==> flow/design.v <==
`timescale 1ns / 1ps
module ram # 
    (parameter ADDR_WIDTH = 4, DATA_WIDTH = 32)
    (
        input                       clk,
        input                       write_enable,
        input   [ADDR_WIDTH-1:0]    addr,
        input   [DATA_WIDTH-1:0]    data_in,
        output  [DATA_WIDTH-1:0]    data_out
    );
    parameter numRegisters = 1 << (ADDR_WIDTH) ;
    reg [DATA_WIDTH-1:0] ram [numRegisters-1:0] ;
    integer i;
    always @(posedge clk) begin
        if (write_enable)
            ram[addr] <= data_in ;
    end
    assign data_out = ram[addr] ;
endmodule
`timescale 1ns / 1ps
module FIR_Periph #
(parameter C_S_AXI_ADDR_WIDTH = 8, C_S_AXI_DATA_WIDTH = 32, DATA_WIDTH =16, NUM_FILTERS=3, NUM_TAPS=15) (
    input clk,
    input calc,
    output reg calcDone,
    input channel,
    input [DATA_WIDTH-1:0] rawData,
    output reg [DATA_WIDTH-1:0] filterData,
    output reg enabled,
    input                               rd,
    input      [C_S_AXI_ADDR_WIDTH-1:0] rdAddr,
    output reg [C_S_AXI_DATA_WIDTH-1:0] rdData,
    input                               wr,
    input      [C_S_AXI_ADDR_WIDTH-1:0] wrAddr,
    input      [C_S_AXI_DATA_WIDTH-1:0] wrData,
    input reset_l
);
parameter ADDR_WIDTH = C_S_AXI_ADDR_WIDTH-$clog2(C_S_AXI_DATA_WIDTH/8);  
parameter BYTE_BITS = $clog2(C_S_AXI_DATA_WIDTH/8);
parameter TAP_ADDR_WIDTH = $clog2(NUM_TAPS);
parameter RESET = 0, IDLE = 1, CALC = 2 ;
reg [3:0] nextState, currentState;
reg [TAP_ADDR_WIDTH-1:0] hAddr, xAddr;
reg [DATA_WIDTH-1:0] hData, xData;
reg wrX[0:1];
reg [TAP_ADDR_WIDTH-1:0] currentIndex[0:1], currentIndex_D [0:1];
reg [TAP_ADDR_WIDTH-1:0]        xIndex, xIndex_D, hIndex, hIndex_D;
wire signed [DATA_WIDTH-1:0] x[1:0];
reg signed [DATA_WIDTH-1:0] MAC[0:NUM_FILTERS-1], MAC_D [0:NUM_FILTERS-1];
reg signed [2*DATA_WIDTH-1:0] MAC_D_temp [0:NUM_FILTERS-1], temp_output[0:NUM_FILTERS-1];
reg [DATA_WIDTH-1:0] y_D;
reg signed [DATA_WIDTH-1:0] atten[0:NUM_FILTERS-1], atten_D [0:NUM_FILTERS-1];
reg channel_D, channel_Q;
reg [C_S_AXI_DATA_WIDTH-1:0] status, status_D;
ram #(.ADDR_WIDTH(TAP_ADDR_WIDTH),.DATA_WIDTH(DATA_WIDTH)) ram_x0 (
    .clk(clk),
    .addr(xAddr),
    .write_enable(wrX[0]),
    .data_in(xData),
    .data_out(x[0])
);
ram #(.ADDR_WIDTH(TAP_ADDR_WIDTH),.DATA_WIDTH(DATA_WIDTH)) ram_x1 (
    .clk(clk),
    .addr(xAddr),
    .write_enable(wrX[1]),
    .data_in(xData),
    .data_out(x[1])
);
reg wrH [0:NUM_FILTERS-1];
wire signed [DATA_WIDTH-1:0] h  [0:NUM_FILTERS-1];
genvar j;
generate
    for(j=0; j<NUM_FILTERS; j=j+1) begin
        ram #(TAP_ADDR_WIDTH, DATA_WIDTH) ram_h
        (
            .clk(clk),
            .addr(hAddr),
            .write_enable(wrH[j]),
            .data_in(hData),
            .data_out(h[j])
        );
    end
endgenerate
integer i;
always @ * begin
    enabled = status[1];
    for(i=0; i<NUM_FILTERS; i=i+1) begin
        atten_D[i] = atten[i];
    end
    if ( wr & wrAddr[C_S_AXI_ADDR_WIDTH-1:BYTE_BITS]>=(NUM_FILTERS*NUM_TAPS) ) begin
        atten_D[wrAddr[C_S_AXI_ADDR_WIDTH-1:BYTE_BITS]-(NUM_FILTERS*NUM_TAPS)] = wrData;
    end
    rdData = 0;
    if(rd) begin
        rdData = status;
    end
    status_D = status;
    nextState = currentState;
    wrX[0] = 0;
    wrX[1] = 0;
    y_D = filterData;
    xIndex_D = xIndex;
    hIndex_D = hIndex;
    xAddr = 0;
    hAddr = 0;
    xData = 0;
    hData = 0;
    currentIndex_D[0] = currentIndex[0];
    currentIndex_D[1] = currentIndex[1];
    calcDone = 0;
    channel_D = channel_Q;
    for(i=0; i<NUM_FILTERS; i=i+1) begin
        wrH[i] = 0;
        MAC_D_temp[i] = 0;
        MAC_D[i] = MAC[i];
        temp_output[i] = 0;
    end
    case (currentState)
        IDLE: begin
            for(i=0; i<NUM_FILTERS; i=i+1) begin
                MAC_D[i] = 0;
            end
            if ( calc & enabled ) begin
                nextState = CALC;
                channel_D = channel;
                wrX[channel_D] = 1;
                xAddr = currentIndex[channel_D];
                xData = rawData;
                xIndex_D = currentIndex[channel_D];
                hIndex_D = 0;
            end
            else if ( wr & wrAddr[C_S_AXI_ADDR_WIDTH-1:BYTE_BITS]<(NUM_FILTERS*NUM_TAPS)) begin
                for(i=0; i<NUM_FILTERS; i=i+1) begin
                    if(wrAddr[C_S_AXI_ADDR_WIDTH-1:BYTE_BITS]>=i*NUM_TAPS && wrAddr[C_S_AXI_ADDR_WIDTH-1:BYTE_BITS]<(i+1)*NUM_TAPS) begin
                        wrH[i] = 1;
                        hAddr = wrAddr[ADDR_WIDTH+1:BYTE_BITS]-i*NUM_TAPS;
                        hData = wrData[DATA_WIDTH-1:0];
                    end
                end
            end
            if(wr & wrAddr[C_S_AXI_ADDR_WIDTH-1:BYTE_BITS]==(NUM_FILTERS*NUM_TAPS)+NUM_FILTERS) begin  
                status_D[1] = 1;
            end
        end
        CALC: begin
            hAddr = hIndex;
            xAddr = xIndex;
            for(i=0; i<NUM_FILTERS; i=i+1) begin
                MAC_D_temp[i] = (x[channel_Q]*h[i] + 32'sh4000);
                MAC_D[i] = MAC[i] + MAC_D_temp[i][2*DATA_WIDTH-2:DATA_WIDTH-1];
            end
            xIndex_D = xIndex - 1'b1;
            if(xIndex == 0) begin
                xIndex_D = NUM_TAPS - 1;
            end
            hIndex_D = hIndex + 1'b1;
            if (hIndex == NUM_TAPS - 1) begin
                nextState = IDLE;
                y_D = 0;
                for(i=0; i<NUM_FILTERS; i=i+1) begin
                    temp_output[i] = atten[i]*MAC_D[i] + 32'sh2000;
                    y_D = y_D + temp_output[i][2*DATA_WIDTH-3:DATA_WIDTH-2];
                end
                calcDone = 1;
                currentIndex_D[channel_Q] = currentIndex[channel_Q] + 1'b1;
                if(currentIndex[channel_Q] == NUM_TAPS - 1) begin
                    currentIndex_D[channel_Q] = 0;
                end
            end
        end
        RESET: begin
            xAddr = xIndex;
            wrX[0] = 1;
            wrX[1] = 1;
            xData = 0;
            xIndex_D = xIndex+1'b1;
            if(xIndex == NUM_TAPS - 1) begin
                status_D[0]=1;
                nextState = IDLE;
            end
        end
        default: begin
            nextState = IDLE;
        end
    endcase
end
always @(posedge clk) begin
    if(!reset_l) begin
        currentIndex[0] <= 0;
        currentIndex[1] <= 0;
        currentState <= RESET;
        filterData <= 0;
        xIndex <= 0;
        hIndex <= 0;
        for(i=0; i<NUM_FILTERS;i=i+1) begin
            atten[i] <= 0;
            MAC[i] <= 0;
        end
        channel_Q <= 0;
        status <= 0;
    end
    else begin
        currentState <= nextState;
        currentIndex[0] <= currentIndex_D[0];
        currentIndex[1] <= currentIndex_D[1];
        xIndex <= xIndex_D;
        hIndex <= hIndex_D;
        for(i=0; i<NUM_FILTERS; i=i+1) begin
            MAC[i] <= MAC_D[i];
            atten[i] <= atten_D[i];
        end
        filterData <= y_D;
        channel_Q <= channel_D;
        status <= status_D;
    end
end
endmodule
=== Tool chain data of FIR_Periph ===
The steps from the RTL of FIR_Periph to its reports follow in flow order.
Line numbers count from 1 in the design file above.
Operators: Yosys type, input widths -> output width; for muxes data width and select width s.
Not given: n/a

* Top module: FIR_Periph
* Clock: clk
* Cell library: sky130hd
* Library corner: tt_025C_1v80

=== Word-level counts ===
Counts by Yosys on the flattened word-level netlist (proc, flatten, opt, wreduce). Print and check cells are left out. Cells with the same type and inputs are merged into one.
Memory sizes are those after Yosys's memory passes, which may raise the word count (mostly to a power of two), join words into wider ones and drop unused or constant bits.

* Reduce/logical cells: 19
* Multiply operators: 6
* Multiplexer cells: 76
* Equality and inequality tests: 11
* Div/mod/pow operators: 0
* $add $sub $neg: 18
* $lt $le $gt $ge: 7
* Shifts and indexed selects: 0
* Bitwise gates (word level): 6

{| class="wikitable"
|+ Operators by type and width
! cell !! count
|-
| $mul 16x16->31 || 3
|-
| $mul 16x16->30 || 3
|-
| $mux 16 || 14
|-
| $pmux 16 s2 || 4
|-
| $add 31x16->31 const B || 3
|-
| $add 30x15->30 const B || 3
|-
| $mux 4 || 21
|-
| $add 16x16->16 || 5
|-
| $pmux 4 s2 || 9
|-
| $pmux 4 s3 || 2
|-
| $mux 1 || 21
|-
| $reduce_and 2->1 || 9
|-
| $add 4x1->4 const B || 3
|-
| $eq 4x4->1 const B || 3
|-
| $sub 4x4->4 const B || 2
|-
| $logic_not 4->1 || 2
|-
| $pmux 1 s2 || 4
|-
| $ne 2x2->1 const B || 3
|-
| $ge 6x1->1 const B || 1
|-
| $ge 6x4->1 const B || 1
|-
| $lt 6x4->1 const B || 1
|-
| $ge 6x5->1 const B || 1
|-
| $lt 6x5->1 const B || 1
|-
| $ge 6x6->1 const B || 1
|-
| $lt 6x6->1 const B || 1
|-
| $eq 6x6->1 const B || 1
|-
| $and 1x1->1 || 4
|-
| $sub 4x1->4 const B || 1
|}

Other operator kinds: 13; their cells: 16.

* Input port bits: 70
* Latch bits: 0
* Register bits: 135
* Memory bits (read-only): 0
* Memories kept: 5
* Output and inout bits: 50
* Word width x clocked read ports: 0
* Bits in writable memories: 1280

{| class="wikitable"
|+ Memories
! name !! words !! width !! read ports !! write ports !! line !! RTL
|-
| genblk1[0].ram_h.ram || 16 || 16 || 1 || 1 || 12 || <nowiki>reg [DATA_WIDTH-1:0] ram [numRegisters-1:0] ;</nowiki>
|-
| genblk1[1].ram_h.ram || 16 || 16 || 1 || 1 || 12 ||
|-
| genblk1[2].ram_h.ram || 16 || 16 || 1 || 1 || 12 ||
|-
| ram_x0.ram || 16 || 16 || 1 || 1 || 12 ||
|-
| ram_x1.ram || 16 || 16 || 1 || 1 || 12 ||
|}

=== Depth ===
Yosys ltp: most cells in a row. Word level: on the elaborated netlist, between registers, memories and ports. Mapped: between sequential cells and ports; inverters and the memories' decode and read muxes count.

* Depth in word-level cells: 10
* ABC_AREA: 0
* Mapped depth: 95
* Depth with buffers taken out: 86

=== Mapped cells and area ===
Yosys stat after the flow's synthesis: flattened, memories mapped to cells. It holds for the ABC_AREA given above (unset counts as 0); a run with the other value may have another netlist.
The area totals of this step are shown rounded.

{| class="wikitable"
|+ Cell types
! cell type !! count
|-
| sky130_fd_sc_hd__edfxtp_1 || 1280
|-
| sky130_fd_sc_hd__fa_1 || 1531
|-
| sky130_fd_sc_hd__ha_1 || 523
|-
| sky130_fd_sc_hd__inv_1 || 1700
|-
| sky130_fd_sc_hd__nand2_1 || 1323
|-
| sky130_fd_sc_hd__dfxtp_1 || 134
|-
| sky130_fd_sc_hd__nor2_1 || 629
|-
| sky130_fd_sc_hd__and2_1 || 318
|-
| sky130_fd_sc_hd__mux4_2 || 88
|-
| sky130_fd_sc_hd__or2_2 || 314
|-
| sky130_fd_sc_hd__xnor2_1 || 164
|-
| sky130_fd_sc_hd__clkbuf_1 || 377
|-
| sky130_fd_sc_hd__mux2i_1 || 139
|-
| sky130_fd_sc_hd__nand3_1 || 245
|-
| sky130_fd_sc_hd__a21oi_1 || 215
|-
| sky130_fd_sc_hd__a311oi_1 || 107
|-
| sky130_fd_sc_hd__nand2b_1 || 123
|-
| sky130_fd_sc_hd__and3_1 || 95
|}

Not listed: further types 89, cells in them 903.

* Mapped area: 113500 µm²
* Buffers: 513
* Sequential area: 41120 µm²
* Mapped cells: 10208
* Flip-flop cells: 1414

The figures by module come from a second, unflattened synthesis with its own total; it is not the netlist above.

* Cell total of the unflattened synthesis: 9173
* Area (unflattened synthesis): 112600 µm²

Each row is one instance without its submodules.

{| class="wikitable"
|+ By module
! module !! seq. area (µm²) !! cells !! area (µm²) !! instances
|-
| FIR_Periph || 2683 || 7083 || 63720 || 1
|-
| ram || 7687 || 418 || 9771 || 5
|}

=== Timing after synthesis ===
OpenSTA on the mapped netlist: ideal clock, no wires. The path of least setup slack (recovery checks aside). Input and output delay are each 20% of the period. Register names are those of the netlist, which keeps one name where synthesis merged equal registers.

* Kind: in2reg
* From: input port channel
* To: register filterData[15]
* Buffers on the path: 9
* Data arrival time: 24.091 ns
* Clock period: 24.0 ns
* Stages: 81
* Setup slack: -0.222 ns
* Delay of the path: 19.423 ns
* Data required time: 23.868 ns
* Synthesis period reached: 24.222 ns

"delay of the path" = arrival - input delay + setup time.
"stages": output pins that drive a net of the path, with the launching flip-flop's if there is one; two outputs of one cell count as two.
"synthesis period reached" = period - worst setup slack (recovery checks aside). The figure is calculated, with input and output delays left at 20% of the set period.
Between the ends stands the longest chain of elaborated cells between them, by number of cells; it is not shown to be the way that was timed. Of several equally long chains one is given.
Each line given opens the expression or statement behind the cell; cells for indexed reads and writes are added by Yosys, which also makes memories of some case tables.
A memory read counts as a cell of the chain, while the word-level depth stops at memories.

* Cell sequence: sky130_fd_sc_hd__buf_4 -> sky130_fd_sc_hd__mux2_4 -> sky130_fd_sc_hd__a21oi_4 -> sky130_fd_sc_hd__buf_6 -> sky130_fd_sc_hd__buf_4 -> sky130_fd_sc_hd__buf_2 -> sky130_fd_sc_hd__buf_1 -> sky130_fd_sc_hd__buf_1 -> sky130_fd_sc_hd__mux4_2 -> sky130_fd_sc_hd__a22oi_1 -> sky130_fd_sc_hd__nand3_1 -> sky130_fd_sc_hd__o21ai_0 -> sky130_fd_sc_hd__clkbuf_1 -> sky130_fd_sc_hd__clkbuf_1 -> sky130_fd_sc_hd__nor2_1 -> sky130_fd_sc_hd__fa_1 -> sky130_fd_sc_hd__inv_1 -> sky130_fd_sc_hd__fa_1 -> (+45 left out) -> sky130_fd_sc_hd__o31ai_1 -> sky130_fd_sc_hd__nand2b_1 -> sky130_fd_sc_hd__a21o_1 -> sky130_fd_sc_hd__a21oi_1 -> sky130_fd_sc_hd__xor2_1 -> sky130_fd_sc_hd__fa_1 -> sky130_fd_sc_hd__inv_1 -> sky130_fd_sc_hd__ha_1 -> sky130_fd_sc_hd__nand2_1 -> sky130_fd_sc_hd__o41ai_1 -> sky130_fd_sc_hd__xnor2_1 -> sky130_fd_sc_hd__xnor2_1 -> sky130_fd_sc_hd__xnor2_1 -> sky130_fd_sc_hd__xnor2_1 -> sky130_fd_sc_hd__xnor2_1 -> sky130_fd_sc_hd__xnor3_1 -> sky130_fd_sc_hd__nand2_1 -> sky130_fd_sc_hd__a21oi_1
* Cells in the longest elaborated chain: 14
* Elaborated cells between the ends (all ways): 25
* Classes of those cells: add/sub: 11; mul: 6; mux: 5; logic: 1; memory: 2

{| class="wikitable"
|+ RTL lines, path after synthesis
! item !! line !! RTL
|-
| from (decl) || 26 || <nowiki>input channel,</nowiki>
|-
| $not 1->1 || 127 || <nowiki>xAddr = currentIndex[channel_D];</nowiki>
|-
| $pmux 4 s2 || 127 ||
|-
| $mux 4 || 123 || <nowiki>if ( calc & enabled ) begin</nowiki>
|-
| $pmux 4 s2 || 118 || <nowiki>case (currentState)</nowiki>
|-
| $mem_v2 16x16 || 12 || <nowiki>reg [DATA_WIDTH-1:0] ram [numRegisters-1:0] ;</nowiki>
|-
| $pmux 16 s2 || 149 || <nowiki>MAC_D_temp[i] = (x[channel_Q]*h[i] + 32'sh4000);</nowiki>
|-
| $mux 16 || 118 ||
|-
| $mul 16x16->31 || 149 ||
|-
| $add 31x16->31 || 149 ||
|-
| $add 16x16->16 || 150 || <nowiki>MAC_D[i] = MAC[i] + MAC_D_temp[i][2*DATA_WIDTH-2:DATA_WIDTH-1];</nowiki>
|-
| $mul 16x16->30 || 161 || <nowiki>temp_output[i] = atten[i]*MAC_D[i] + 32'sh2000;</nowiki>
|-
| $add 30x15->30 || 161 ||
|-
| $add 16x16->16 (2 in a row) || 162 || <nowiki>y_D = y_D + temp_output[i][2*DATA_WIDTH-3:DATA_WIDTH-2];</nowiki>
|-
| to (assign) || 192 || <nowiki>filterData <= 0;</nowiki>
|-
| to (assign) || 212 || <nowiki>filterData <= y_D;</nowiki>
|-
| to (decl) || 28 || <nowiki>output reg [DATA_WIDTH-1:0] filterData,</nowiki>
|}

=== Path in the finished layout ===
Path of least setup slack in the final report of entry A (OpenROAD, finished layout, wires in). Where an end is a register, its clock arrival counts in the times.

* Kind: in2reg
* From: input port wrAddr[2]
* To: register filterData[15]
* Clock period: 34.5 ns
* Data required time: 35.17 ns
* Buffers on the path: 3
* Data arrival time: 30.58 ns
* Setup slack: 4.60 ns
* Stages: 78

Between the ends stands the longest chain of elaborated cells between them, by number of cells; it is not shown to be the way that was timed. Of several equally long chains one is given.
A memory read counts as a cell of the chain, while the word-level depth stops at memories.

* Cell sequence: sky130_fd_sc_hd__clkdlybuf4s50_1 -> sky130_fd_sc_hd__ha_1 -> sky130_fd_sc_hd__nand3_4 -> sky130_fd_sc_hd__mux2_4 -> sky130_fd_sc_hd__a32o_1 -> sky130_fd_sc_hd__a21oi_4 -> sky130_fd_sc_hd__buf_12 -> sky130_fd_sc_hd__buf_4 -> sky130_fd_sc_hd__nand2_1 -> sky130_fd_sc_hd__and3_1 -> sky130_fd_sc_hd__a311oi_1 -> sky130_fd_sc_hd__a31oi_1 -> sky130_fd_sc_hd__a21o_1 -> sky130_fd_sc_hd__or2_2 -> sky130_fd_sc_hd__fa_1 -> sky130_fd_sc_hd__fa_1 -> sky130_fd_sc_hd__fa_1 -> sky130_fd_sc_hd__fa_1 -> (+42 left out) -> sky130_fd_sc_hd__nor2b_1 -> sky130_fd_sc_hd__o21ai_0 -> sky130_fd_sc_hd__nand2b_1 -> sky130_fd_sc_hd__a2111oi_0 -> sky130_fd_sc_hd__nor4_1 -> sky130_fd_sc_hd__nor2_1 -> sky130_fd_sc_hd__nor2b_1 -> sky130_fd_sc_hd__o21a_1 -> sky130_fd_sc_hd__nor4_1 -> sky130_fd_sc_hd__o41ai_1 -> sky130_fd_sc_hd__xnor2_1 -> sky130_fd_sc_hd__xnor2_1 -> sky130_fd_sc_hd__xnor2_1 -> sky130_fd_sc_hd__xnor2_1 -> sky130_fd_sc_hd__xnor2_1 -> sky130_fd_sc_hd__xnor3_1 -> sky130_fd_sc_hd__nand2_1 -> sky130_fd_sc_hd__a21oi_1
* Cells in the longest elaborated chain: 16
* Elaborated cells between the ends (all ways): 38
* Classes of those cells: add/sub: 13; mul: 6; compare: 6; mux: 6; logic: 1; reduce/logical: 3; memory: 3

{| class="wikitable"
|+ RTL lines, path post-layout
! item !! line !! RTL
|-
| from (decl) || 34 || <nowiki>input      [C_S_AXI_ADDR_WIDTH-1:0] wrAddr,</nowiki>
|-
| $ge 6x1->1 || 134 || <nowiki>if(wrAddr[C_S_AXI_ADDR_WIDTH-1:BYTE_BITS]>=i*NUM_TAPS && wrAddr[C_S_AXI_ADDR_WIDTH-1:BYTE_BITS]<(i+1)*NUM_TAPS ...</nowiki>
|-
| $logic_and 1x1->1 || 134 ||
|-
| $mux 4 (3 in a row) || 134 ||
|-
| $mux 4 || 132 || <nowiki>else if ( wr & wrAddr[C_S_AXI_ADDR_WIDTH-1:BYTE_BITS]<(NUM_FILTERS*NUM_TAPS)) begin</nowiki>
|-
| $mux 4 || 123 || <nowiki>if ( calc & enabled ) begin</nowiki>
|-
| $pmux 4 s2 || 118 || <nowiki>case (currentState)</nowiki>
|-
| $mem_v2 16x16 || 12 || <nowiki>reg [DATA_WIDTH-1:0] ram [numRegisters-1:0] ;</nowiki>
|-
| $mul 16x16->31 || 149 || <nowiki>MAC_D_temp[i] = (x[channel_Q]*h[i] + 32'sh4000);</nowiki>
|-
| $add 31x16->31 || 149 ||
|-
| $add 16x16->16 || 150 || <nowiki>MAC_D[i] = MAC[i] + MAC_D_temp[i][2*DATA_WIDTH-2:DATA_WIDTH-1];</nowiki>
|-
| $mul 16x16->30 || 161 || <nowiki>temp_output[i] = atten[i]*MAC_D[i] + 32'sh2000;</nowiki>
|-
| $add 30x15->30 || 161 ||
|-
| $add 16x16->16 (2 in a row) || 162 || <nowiki>y_D = y_D + temp_output[i][2*DATA_WIDTH-3:DATA_WIDTH-2];</nowiki>
|-
| to (assign) || 192 || <nowiki>filterData <= 0;</nowiki>
|-
| to (assign) || 212 || <nowiki>filterData <= y_D;</nowiki>
|-
| to (decl) || 28 || <nowiki>output reg [DATA_WIDTH-1:0] filterData,</nowiki>
|}

==> runs of FIR_Periph <==
Flow measurements of FIR_Periph on sky130hd: 3 stored runs with different settings, listed in no order. Input and output delays are each 20% of the period that was set; the output load is 0.01 pF.
"period reached" is the run's clock period less its worst setup slack. It is reckoned from that one timing run; input and output delays stay at 20% of the period that was set.
"critical path time": the worst setup path's part of the clock period (all of it between registers, 20% less for each end at a port) less its slack. A launch clock that arrives late makes it longer, a capture clock that arrives late makes it shorter.
The results are shown rounded.

=== Entry A ===
{| class="wikitable"
! Setting !! Value
|-
| ABC_AREA || 0
|-
| CAP_MARGIN || 25
|-
| CELL_PAD_IN_SITES_DETAIL_PLACEMENT || 1
|-
| CELL_PAD_IN_SITES_GLOBAL_PLACEMENT || 2
|-
| CORE_ASPECT_RATIO || 0.8
|-
| CORE_MARGIN || 9
|-
| CORE_UTILIZATION || 46
|-
| CTS_CLUSTER_DIAMETER || 249
|-
| GPL_ROUTABILITY_DRIVEN || 1
|-
| HOLD_SLACK_MARGIN || 0.13
|-
| MIN_ROUTING_LAYER || met1
|-
| PLACE_DENSITY || 0.9
|-
| SETUP_SLACK_MARGIN || 3.31
|-
| SLEW_MARGIN || 15
|-
| period_ns || 34.5
|-
! Result !! Value
|-
| Critical path time || 23.00 ns
|-
| Worst path kind || in2reg
|-
| Period reached || 29.905 ns
|-
| Area of the die || 265100 µm²
|-
| Smallest hold slack || 0.454 ns
|-
| Chip area in the Yosys report || 113500 µm²
|-
| Total negative setup slack || 0.000 ns
|-
| Standard-cell area of the final layout || 123100 µm²
|-
| Utilization after layout || 0.503
|-
| Setup slack of the critical path || 4.595 ns
|}

=== Entry B ===
{| class="wikitable"
! Setting !! Value
|-
| CORE_UTILIZATION || 60
|-
| PLACE_DENSITY || 0.6
|-
| period_ns || 23.6
|-
| CAP_MARGIN || 20
|-
| CORE_MARGIN || 2
|-
| SLEW_MARGIN || 20
|-
! Result !! Value
|-
| Critical path time || 18.46 ns
|-
| Worst path kind || in2reg
|-
| Period reached || 23.181 ns
|-
| Area of the die || 192700 µm²
|-
| Smallest hold slack || 0.447 ns
|-
| Chip area in the Yosys report || 113500 µm²
|-
| Total negative setup slack || 0.000 ns
|-
| Standard-cell area of the final layout || 132100 µm²
|-
| Utilization after layout || 0.703
|-
| Setup slack of the critical path || 0.419 ns
|}

=== Entry C ===
{| class="wikitable"
! Setting !! Value
|-
| CORE_UTILIZATION || 45
|-
| PLACE_DENSITY || 0.6
|-
| SETUP_SLACK_MARGIN || 0.13
|-
| period_ns || 23.6
|-
| CAP_MARGIN || 20
|-
| CORE_MARGIN || 2
|-
| SLEW_MARGIN || 20
|-
! Result !! Value
|-
| Critical path time || 18.97 ns
|-
| Worst path kind || in2reg
|-
| Period reached || 23.686 ns
|-
| Area of the die || 256300 µm²
|-
| Smallest hold slack || 0.454 ns
|-
| Chip area in the Yosys report || 113500 µm²
|-
| Total negative setup slack || -0.086 ns
|-
| Standard-cell area of the final layout || 133600 µm²
|-
| Utilization after layout || 0.532
|-
| Setup slack of the critical path || -0.086 ns
|}
